==> flow/design.v <==
module MIPS(
	input clk,
	input rst_n,
	input cpu_en,
	input [7:0] data_read,
	input ram_send,
	input ram_receive,
	output reg cpu_send,
	output reg cpu_receive,
	output reg cpu_ready,
	output reg [15:0] data_addr,
	output reg [7:0] data_store,
	output reg [1:0] mem_ctrl, 
	output reg done
	);
	reg [15:0] R [7:0]; 
	reg [15:0] PC,IR;
	reg [3:0] OP;
	reg [2:0] funct; 
	reg [2:0] state,next_state;
	parameter IDLE = 3'b000,
				 IF = 3'b001,
				 ID = 3'b010,
				 EX = 3'b011,
				 MEM = 3'b100,
				 WB = 3'b101;
	always@(posedge clk)
	begin
		if(~(rst_n&cpu_en))
		begin
			state <= IDLE;
		end
		else
		begin
			case(next_state)
				IDLE:state <= IDLE;
				IF:state <= IF;
				ID:state <= ID;
				EX:state <= EX;
				MEM:state <= MEM;
				WB:state <= WB;
				default:state <= state;
			endcase
		end
	end
	reg [15:0] rs,rt;
	reg [5:0] im;
	reg [11:0] addr;
	reg [15:0] temp;
	reg [1:0] read_cnt;
	reg [1:0] write_cnt;
	reg delay_cnt;
	reg delay_en;
	always@(posedge clk) 
	begin
		if(~(rst_n&cpu_en))
		begin
			cpu_ready <= 1'b0;
			delay_cnt <= 1'b0;
		end
		else if(delay_en)
		begin
			if(delay_cnt)
				cpu_ready <= 1'b0; 
			else
			begin
				cpu_ready <= 1'b1;
				delay_cnt <= 1'b1;
			end
		end
		else
		begin
			cpu_ready <= 1'b0;
			delay_cnt <= 1'b0;
		end
	end
	wire [15:0]PC_1;
	assign PC_1 = PC + 16'd2;
	always@(posedge clk)
	begin
		if(~(rst_n&cpu_en))
		begin
			{R[0],R[1],R[2],R[3],R[4],R[5],R[6],R[7]} <= 128'd0;
			{PC,IR} <= 32'd0;
			{rs,rt} <= 32'd0;
			im <= 6'd0;
			addr <= 12'd0;
			temp <= 16'd0;
			{cpu_receive,cpu_send} <= 2'b00;
			next_state <= IDLE;
			data_addr <= 16'd0;
			data_store <= 8'd0;
			OP <= 4'd0;
			IR <= 16'd0;
			funct <= 3'd0;
			delay_en <= 1'b0;
			done <= 1'b0;
			mem_ctrl <= 2'd0; 
			read_cnt <= 2'd0;
			write_cnt <= 2'd0;
		end
		else
		begin
			case(state)
				IDLE:
				begin
					done <= 1'b0;
					next_state <= IF;
					read_cnt <= 2'd0;
					write_cnt <= 2'd0;
					{cpu_receive,cpu_send} <= 2'b00;
					mem_ctrl <= 2'b00; 
				end
				IF:
				begin
					mem_ctrl <= 2'b10; 
					{cpu_receive,cpu_send} <= 2'b00; 
					if(read_cnt == 2'd0)
					begin
						data_addr <= PC;
						delay_en <= 1'b1;
						if(cpu_receive && ram_send) 
						begin
							cpu_receive <= 1'b0;
							delay_en <= 1'b0;
							read_cnt <= 2'd1;
						end
						else if(ram_send) 
						begin
							IR[15:8] <= data_read;
							if(IR[15:8] == data_read)
								cpu_receive <= 1'b1;
							else
								cpu_receive <= 1'b0;
						end
						else
						begin
							IR[15:8] <= IR[15:8];
							read_cnt <= 2'd0;
						end
					end
					else if(read_cnt == 2'd1)
					begin
						data_addr <= PC + 16'd1;
						delay_en <= 1'b1;
						if(cpu_receive && ram_send) 
						begin
							cpu_receive <= 1'b0;
							delay_en <= 1'b0;
							read_cnt <= 2'd2;
						end
						else if(ram_send) 
						begin
							IR[7:0] <= data_read;
							if(IR[7:0] == data_read)
								cpu_receive <= 1'b1;
							else
								cpu_receive <= 1'b0;
						end
						else
						begin
							IR[7:0] <= IR[7:0];
							read_cnt <= 2'd1;
						end
					end
					else if(read_cnt == 2'd2)
					begin
						next_state <= ID;
						PC <= PC + 16'd2;
						read_cnt <= 2'd0;
						mem_ctrl <= 2'b00; 
						{cpu_receive,cpu_send} <= 2'b00;
					end
					else
					begin
						next_state <= IF;
						PC <= PC;
					end
				end
				ID:
				begin
					OP <= IR[15:12];
					case(IR[11:9])
						3'd0:rs <= R[0];
						3'd1:rs <= R[1];
						3'd2:rs <= R[2];
						3'd3:rs <= R[3];
						3'd4:rs <= R[4];
						3'd5:rs <= R[5];
						3'd6:rs <= R[6];
						3'd7:rs <= R[7];
						default:rs <= 16'd0;
					endcase
					case(IR[8:6])
						3'd0:rt <= R[0];
						3'd1:rt <= R[1];
						3'd2:rt <= R[2];
						3'd3:rt <= R[3];
						3'd4:rt <= R[4];
						3'd5:rt <= R[5];
						3'd6:rt <= R[6];
						3'd7:rt <= R[7];
						default:rt <= 16'd0;
					endcase
					funct <= IR[2:0];
					im <= IR[5:0];
					addr <= IR[11:0];
					next_state <= EX;
				end
				EX:
				begin
					if(OP == 4'b0000) 
					begin
						case(funct)
							3'b000,3'b001:temp <= rs + rt; 
							3'b010,3'b011:temp <= rs - rt; 
							3'b100:temp <= (rs < rt) ? 16'd1:16'd0; 
							3'b101:temp <= rs & rt; 
							3'b110:temp <= rs | rt; 
							3'b111:PC <= rs; 
							default:temp <= 16'd0;
						endcase
					end
					else if(OP[3]) 
					begin
						case(OP)
							4'b1000:temp <= rs + {10'd0,im}; 
							4'b1001:temp <= rs - {10'd0,im}; 
							4'b1010:temp <= rs & {10'd0,im}; 
							4'b1011:temp <= rs | {10'd0,im}; 
							4'b1110:PC <= (rs==rt) ? (PC+16'd2+im<<1):PC; 
							4'b1111:PC <= (rs!=rt) ? (PC+16'd2+im<<1):PC; 
							default:temp <= 16'd0;
						endcase
					end
					else if(OP[2]) 
					begin
						if(OP == 4'b0100) 
							PC <= {PC_1[15:12],addr};
						else if(OP == 4'b0101) 
						begin
							R[7] <= PC;
							PC <= {PC_1[15:12],addr};
						end
					end
					else
						next_state <= IDLE;
					next_state <= MEM;
					read_cnt <= 2'd0;
					write_cnt <= 2'd0;
					data_addr <= 16'd0;
				end
				MEM:
				begin
					case(OP)
						4'b1100: 
							begin
								mem_ctrl <= 2'b10; 
								{cpu_receive,cpu_send} <= 2'b00; 
								if(read_cnt == 2'd0)
								begin
									data_addr <= rs + {10'd0,im};
									delay_en <= 1'b1;
									if(cpu_receive && ram_send) 
									begin
										cpu_receive <= 1'b0;
										delay_en <= 1'b0;
										read_cnt <= 2'd1;
									end
									else if(ram_send) 
									begin
										temp[15:8] <= data_read;
										if(temp[15:8] == data_read)
											cpu_receive <= 1'b1;
										else
											cpu_receive <= 1'b0;
									end
									else
									begin
										temp[15:8] <= temp[15:8];
										read_cnt <= 2'd0;
									end
								end
								else if(read_cnt == 2'd1)
								begin
									data_addr <= rs + {10'd0,im} + 16'd1;
									delay_en <= 1'b1;
									if(cpu_receive && ram_send) 
									begin
										cpu_receive <= 1'b0;
										delay_en <= 1'b0;
										read_cnt <= 2'd2;
									end
									else if(ram_send) 
									begin
										temp[7:0] <= data_read;
										if(temp[7:0] == data_read)
											cpu_receive <= 1'b1;
										else
											cpu_receive <= 1'b0;
									end
									else
									begin
										temp[7:0] <= temp[7:0];
										read_cnt <= 2'd1;
									end
								end
								else if(read_cnt == 2'd2)
								begin
									next_state <= WB;
									read_cnt <= 2'd0;
									mem_ctrl <= 2'b00; 
									{cpu_receive,cpu_send} <= 2'b00;
								end
								else
								begin
									next_state <= MEM;
									temp <= temp;
								end
							end
						4'b1101: 
							begin
								mem_ctrl <= 2'b01; 
								{cpu_receive,cpu_send} <= 2'b00; 
								if(write_cnt == 2'd0)
								begin
									data_addr <= rs + {10'd0,im};
									data_store <= rt[15:8];
									if(cpu_send && ram_receive)
									begin
										cpu_send <= 1'b0;
										write_cnt <= 2'd1;
									end
									else if(data_store == rt[15:8])
										cpu_send <= 1'b1;
									else
									begin
										cpu_send <= 1'b0;
										write_cnt <= 2'd0;
									end
								end
								else if(write_cnt == 2'd1)
								begin
									data_addr <= rs + {10'd0,im} + 16'd1;
									data_store <= rt[7:0];
									if(cpu_send && ram_receive)
									begin
										cpu_send <= 1'b0;
										write_cnt <= 2'd2;
									end
									else if(data_store == rt[7:0])
										cpu_send <= 1'b1;
									else
									begin
										cpu_send <= 1'b0;
										write_cnt <= 2'd1;
									end
								end
								else if(write_cnt == 2'd2)
								begin
									next_state <= WB;
									write_cnt <= 2'd0;
									mem_ctrl <= 2'b00; 
									{cpu_receive,cpu_send} <= 2'b00;
								end
								else
								begin
									next_state <= MEM;
									write_cnt <= write_cnt;
								end
							end
						default:
							begin
								mem_ctrl <= 2'b00; 
								temp <= temp;
								data_store <= 8'd0;
								data_addr <= 8'd0;
								next_state <= WB;
							end
					endcase
				end
				WB:
				begin
					if(OP == 4'b0000) 
					begin
						case(IR[5:3])
							3'd0:R[0] <= temp;
							3'd1:R[1] <= temp;
							3'd2:R[2] <= temp;
							3'd3:R[3] <= temp;
							3'd4:R[4] <= temp;
							3'd5:R[5] <= temp;
							3'd6:R[6] <= temp;
							3'd7:R[7] <= temp;
						endcase
					end
					else if(OP[3]) 
					begin
						if((OP[3:2] == 2'b10) | (OP == 4'b1100)) 
						begin
							case(IR[8:6])
								3'd0:R[0] <= temp;
								3'd1:R[1] <= temp;
								3'd2:R[2] <= temp;
								3'd3:R[3] <= temp;
								3'd4:R[4] <= temp;
								3'd5:R[5] <= temp;
								3'd6:R[6] <= temp;
								3'd7:R[7] <= temp;
							endcase
						end
					end
					else 
						{R[0],R[1],R[2],R[3],R[4],R[5],R[6],R[7]} <= {R[0],R[1],R[2],R[3],R[4],R[5],R[6],R[7]};
					done <= 1'b1;
					next_state <= IDLE;
				end
			endcase
		end
	end
endmodule
# From RTL to reports: MIPS
# Each step is given for the RTL above and for the edited RTL.
# Lines under "before" count in the file above, lines under "after" in the edited file.
# "delta" is "after" less "before", of the values as shown; "change_rel_pct" is that difference over "before", in percent.
# Cell names lack the library's common part.
# Not given: n/a
dict set report inputs {
  top_module {MIPS}
  clock {clk}
  library {sky130hd}
  pvt_corner {tt_025C_1v80}
}

# Diff
# The edit as a unified diff against the file above.
# This change comes from a script, not from a designer; no optimisation was intended.
# begin of diff
@@ -44,5 +44,5 @@
 		end
 	end
-	reg [15:0] rs,rt;
+	reg [23:0] rs,rt;
 	reg [5:0] im;
 	reg [11:0] addr;
# end of diff

# Word level
# Source: Yosys, flattened and elaborated. Widths are those after wreduce. Registers that Yosys merges into a memory's read port (data or address) are not register bits. Print and check cells do not count. Equal cells are merged and count once.
# element before after delta change_rel_pct
set word_totals {}
lappend word_totals {regBits 275 291 16 5.82}
lappend word_totals {inputBits 13 13 0 0.00}
lappend word_totals {out_inout_bits 30 30 0 0.00}
lappend word_totals {wordCells 378 378 0 0.00}
# element before after delta change_rel_pct
set classes {}
lappend classes {n_addsub 8 8 0 0.00}
lappend classes {compare 1 1 0 0.00}
lappend classes {n_eq 108 108 0 0.00}
lappend classes {n_mux 161 161 0 0.00}
lappend classes {bitwise 9 9 0 0.00}
lappend classes {reduce_logical 59 59 0 0.00}
# op before after delta change_rel_pct
set op_table {}
lappend op_table {{parallel mux 16 bit (select 8 bit)} 2 0 -2 -100.00}
lappend op_table {{parallel mux 24 bit (select 8 bit)} 0 2 2 n/a}
lappend op_table {{equality test 16 bit} 1 0 -1 -100.00}
lappend op_table {{< comparator 16 bit} 1 0 -1 -100.00}
lappend op_table {{inequality test 16 bit} 1 0 -1 -100.00}
lappend op_table {{equality test 24 bit} 0 1 1 n/a}
lappend op_table {{< comparator 24 bit} 0 1 1 n/a}
lappend op_table {{inequality test 24 bit} 0 1 1 n/a}
# Unchanged operator kinds not shown: 59.

# Depth
# Yosys ltp: most cells in a row. Word level: on the elaborated netlist, between registers, memories and ports. Mapped: between sequential cells and ports; inverters and the memories' decode and read muxes count.
# element before after delta change_rel_pct
set depth {}
lappend depth {ltp_word 8 8 0 0.00}
lappend depth {abc_area 0 0 n/a n/a}
lappend depth {ltp_mapped 13 13 0 0.00}
lappend depth {depth_no_buf 12 13 1 8.33}

# After synthesis
# The flow's flattened synthesis, as Yosys stat reports it; memories are mapped. The netlist is that of the ABC_AREA named above (0 if unset); the other value can give another one.
# cell_type before after delta change_rel_pct
set by_type {}
lappend by_type {nor2_1 285 317 32 11.23}
lappend by_type {a21oi_1 136 165 29 21.32}
lappend by_type {nand2_1 163 136 -27 -16.56}
lappend by_type {mux2i_1 187 211 24 12.83}
lappend by_type {xor2_1 34 58 24 70.59}
lappend by_type {nand3_1 47 68 21 44.68}
lappend by_type {clkbuf_1 150 166 16 10.67}
lappend by_type {nor3_1 39 52 13 33.33}
lappend by_type {o211ai_1 36 23 -13 -36.11}
lappend by_type {mux4_2 35 22 -13 -37.14}
lappend by_type {o21ai_0 114 126 12 10.53}
lappend by_type {xnor2_1 82 71 -11 -13.41}
lappend by_type {a221oi_1 14 24 10 71.43}
lappend by_type {nand4_1 19 10 -9 -47.37}
lappend by_type {and3_1 17 25 8 47.06}
lappend by_type {a211oi_1 45 38 -7 -15.56}
lappend by_type {o21a_1 11 4 -7 -63.64}
lappend by_type {o22ai_1 8 15 7 87.50}
# Unchanged cell types not shown: 12.
# The list need not be complete.
# element before after delta change_rel_pct
set mapped {}
lappend mapped {cell_count 2281 2328 47 2.06}
lappend mapped {mapped_area_um2 18838.1 18674.2 -163.9 -0.87}
lappend mapped {sequential_area_um2 5485.3 5485.3 0.0 0.00}
lappend mapped {ffs 274 274 0 0.00}
lappend mapped {buffers 199 199 0 0.00}

# Worst setup path after synthesis
# OpenSTA on the mapped netlist: ideal clock, no wires. The path of least setup slack (recovery checks aside). Input and output delay are each 20% of the period. Register names are those of the netlist, which keeps one name where synthesis merged equal registers.
# element before after delta change_rel_pct
set synth_path {}
lappend synth_path {path_type {input -> register} {input -> register} n/a n/a}
lappend synth_path {from {input ram_send} {input ram_send} n/a n/a}
lappend synth_path {to {register temp[14]} {register temp[8]} n/a n/a}
lappend synth_path {period_ns 10.0 10.0 0.0 0.00}
lappend synth_path {in_delay_ns 2.000 2.000 0.000 0.00}
lappend synth_path {setup_ns 0.131 0.074 -0.057 n/a}
lappend synth_path {t_first_pin_ns 2.000 2.000 0.000 0.00}
lappend synth_path {arrival_time_ns 3.460 3.592 0.132 3.82}
lappend synth_path {t_required_ns 9.869 9.926 0.057 0.58}
lappend synth_path {setup_slack_ns 6.409 6.334 -0.075 n/a}
lappend synth_path {path_delay_ns 1.591 1.666 0.075 4.71}
lappend synth_path {stages 7 9 2 28.57}
lappend synth_path {n_path_buf 0 0 0 n/a}
lappend synth_path {synth_period_reached_ns 3.591 3.666 0.075 2.09}
# "path_delay_ns" = arrival - input delay + setup time.
# "stages" counts driving pins, that of a launching flip-flop among them; a cell with two outputs on the path counts twice.
# "synth_period_reached_ns" = period - worst setup slack (recovery checks aside). The figure is calculated, with input and output delays left at 20% of the set period.
# The rows between start and end are the longest chain of elaborated cells between them; the timing report does not say that the signal goes this way. Where chains are equally long, one stands for them.
# Each line given opens the expression or statement behind the cell; cells for indexed reads and writes are added by Yosys, which also makes memories of some case tables.
# A register here has more assigning lines than the two given.
dict set report synth_between_before {
  cell_sequence {nor2b_1 o21ai_0 nor3_2 nor2_1 a32o_1 a2111oi_0 nor3_1}
  elab_chain_cells 5
  cells_between 9
  classes_between {eq/ne: 2; mux: 5; reduce/logical: 2}
}
# element line_no
set synth_rtl_before {}
lappend synth_rtl_before {{from (decl)} 6} ;# input ram_send,
lappend synth_rtl_before {{2-to-1 mux 8 bit} 270} ;# else if(ram_send)
lappend synth_rtl_before {{2-to-1 mux 8 bit} 264} ;# if(cpu_receive && ram_send)
lappend synth_rtl_before {{2-to-1 mux 8 bit} 260} ;# if(read_cnt == 2'd0)
lappend synth_rtl_before {{2-to-1 mux 8 bit} 255} ;# case(OP)
lappend synth_rtl_before {{parallel mux 8 bit (select 2 bit)} 104} ;# case(state)
lappend synth_rtl_before {{to (assign)} 215} ;# 3'b000,3'b001:temp <= rs + rt;
lappend synth_rtl_before {{to (assign)} 216} ;# 3'b010,3'b011:temp <= rs - rt;
lappend synth_rtl_before {{to (decl)} 49} ;# reg [15:0] temp;
dict set report synth_between_after {
  cell_sequence {nor2b_1 nor2_1 a311o_1 a21oi_2 and2_1 nand2_1 a211oi_1 o211ai_1 o21ai_0}
  elab_chain_cells 5
  cells_between 9
  classes_between {eq/ne: 2; mux: 5; reduce/logical: 2}
}
# element line_no
set synth_rtl_after {}
lappend synth_rtl_after {{from (decl)} 6} ;# input ram_send,
lappend synth_rtl_after {{2-to-1 mux 8 bit} 270} ;# else if(ram_send)
lappend synth_rtl_after {{2-to-1 mux 8 bit} 264} ;# if(cpu_receive && ram_send)
lappend synth_rtl_after {{2-to-1 mux 8 bit} 260} ;# if(read_cnt == 2'd0)
lappend synth_rtl_after {{2-to-1 mux 8 bit} 255} ;# case(OP)
lappend synth_rtl_after {{parallel mux 8 bit (select 2 bit)} 104} ;# case(state)
lappend synth_rtl_after {{to (assign)} 215} ;# 3'b000,3'b001:temp <= rs + rt;
lappend synth_rtl_after {{to (assign)} 216} ;# 3'b010,3'b011:temp <= rs - rt;
lappend synth_rtl_after {{to (decl)} 49} ;# reg [15:0] temp;

# Path in the finished layout
# Path of least setup slack in the final report of the runs of pair A (OpenROAD, finished layout, wires in). Where an end is a register, its clock arrival counts in the times.
# element before after delta change_rel_pct
set layout_path {}
lappend layout_path {path_type {input -> register} {register -> register} n/a n/a}
lappend layout_path {from {input rst_n} {register (no name shown)} n/a n/a}
lappend layout_path {to {register next_state} {register data_addr[14]} n/a n/a}
lappend layout_path {period_ns 10.0 10.0 0.0 0.00}
lappend layout_path {in_delay_ns 2.00 n/a n/a n/a}
lappend layout_path {setup_ns 0.11 0.07 -0.04 n/a}
lappend layout_path {t_first_pin_ns 2.00 0.59 -1.41 -70.50}
lappend layout_path {arrival_time_ns 4.69 4.79 0.10 2.13}
lappend layout_path {t_required_ns 10.43 10.51 0.08 0.77}
lappend layout_path {setup_slack_ns 5.74 5.73 -0.01 n/a}
lappend layout_path {stages 7 12 5 71.43}
lappend layout_path {n_path_buf 2 0 -2 -100.00}
# An end named without its bit number is one bit of that signal or, where synthesis recoded a state register, one of its new flip-flops.
# A register here has more assigning lines than the two given.
dict set report layout_between_before {
  cell_sequence {clkdlybuf4s50_1 nand2_4 buf_12 nor2_1 o21ai_0 o211ai_1 a211o_1}
}
# element line_no
set layout_rtl_before {}
lappend layout_rtl_before {{from (decl)} 3} ;# input rst_n,
lappend layout_rtl_before {{to (assign)} 90} ;# next_state <= IDLE;
lappend layout_rtl_before {{to (assign)} 108} ;# next_state <= IF;
lappend layout_rtl_before {{to (decl)} 20} ;# reg [2:0] state,next_state;
# before: No chain of elaborated cells between the ends is given.
dict set report layout_between_after {
  cell_sequence {dfxtp_1 inv_1 ha_1 ha_1 nand2_1 nor3_1 and3_1 o211ai_1 nor4_1 mux2i_1 o211ai_1 a31oi_1}
}
# element line_no
set layout_rtl_after {}
lappend layout_rtl_after {{to (assign)} 144} ;# data_addr <= PC + 16'd1;
lappend layout_rtl_after {{to (assign)} 262} ;# data_addr <= rs + {10'd0,im};
lappend layout_rtl_after {{to (decl)} 11} ;# output reg [15:0] data_addr,
# after: No chain of elaborated cells between the ends is given.

# Measured runs
# Runs of the flow (Yosys, OpenROAD) on both versions; the two runs of a pair have the same settings. The constraints put input and output delay at 20% of the set period each and load the outputs with 0.01 pF.
dict set report flow_settings_pair_A {
  period_ns 10.0
  CAP_MARGIN 20
  CORE_MARGIN 2
  CORE_UTILIZATION 40
  SLEW_MARGIN 20
}
# element before after delta change_rel_pct
set results_pair_A {}
lappend results_pair_A {post_synth_area_um2 18838.1 18674.2 -163.9 -0.87}
lappend results_pair_A {total_die_area_um2 48847.6 48430.8 -416.8 -0.85}
lappend results_pair_A {cell_area_final_um2 20749.9 20544.7 -205.2 -0.99}
lappend results_pair_A {util_pct 44.6 44.3 -0.3 n/a}
lappend results_pair_A {fin_ws_ns 5.736 5.728 -0.008 n/a}
lappend results_pair_A {tns_ns 0.000 0.000 0.000 n/a}
lappend results_pair_A {worst_hold_slack_ns 0.411 0.389 -0.022 n/a}
lappend results_pair_A {power.total_w 0.002468 0.002304 -0.000164 -6.65}
lappend results_pair_A {period_less_ws_ns 4.264 4.272 0.008 0.19}
dict set report flow_settings_pair_B {
  CAP_MARGIN 35
  CELL_PAD_IN_SITES_DETAIL_PLACEMENT 0
  CORE_MARGIN 3
  CORE_UTILIZATION 51
  HOLD_SLACK_MARGIN -0.04
  MAX_ROUTING_LAYER {met4}
  PLACE_DENSITY 0.39
  SETUP_SLACK_MARGIN 0.39
  SLEW_MARGIN 30
  period_ns 2.5
}
# element before after delta change_rel_pct
set results_pair_B {}
lappend results_pair_B {post_synth_area_um2 18838.1 18674.2 -163.9 -0.87}
lappend results_pair_B {total_die_area_um2 39279.3 38949.0 -330.3 -0.84}
lappend results_pair_B {cell_area_final_um2 25567.0 26011.2 444.2 1.74}
lappend results_pair_B {util_pct 71.0 72.6 1.6 n/a}
lappend results_pair_B {fin_ws_ns -0.550 -0.465 0.085 n/a}
lappend results_pair_B {tns_ns -15.035 -9.695 5.340 n/a}
lappend results_pair_B {worst_hold_slack_ns 0.381 0.248 -0.133 n/a}
lappend results_pair_B {power.total_w 0.009398 0.009252 -0.000146 -1.55}
lappend results_pair_B {period_less_ws_ns 3.050 2.965 -0.085 -2.79}
# "period_less_ws_ns": clock period set for the run, less the worst setup slack. It is reckoned from that one timing run; input and output delays stay at 20% of the period that was set.
# By "power.total_w" is meant OpenSTA's value without simulated activity: inputs other than the clock are taken to toggle once in ten clock periods, and the tool carries that through the logic.
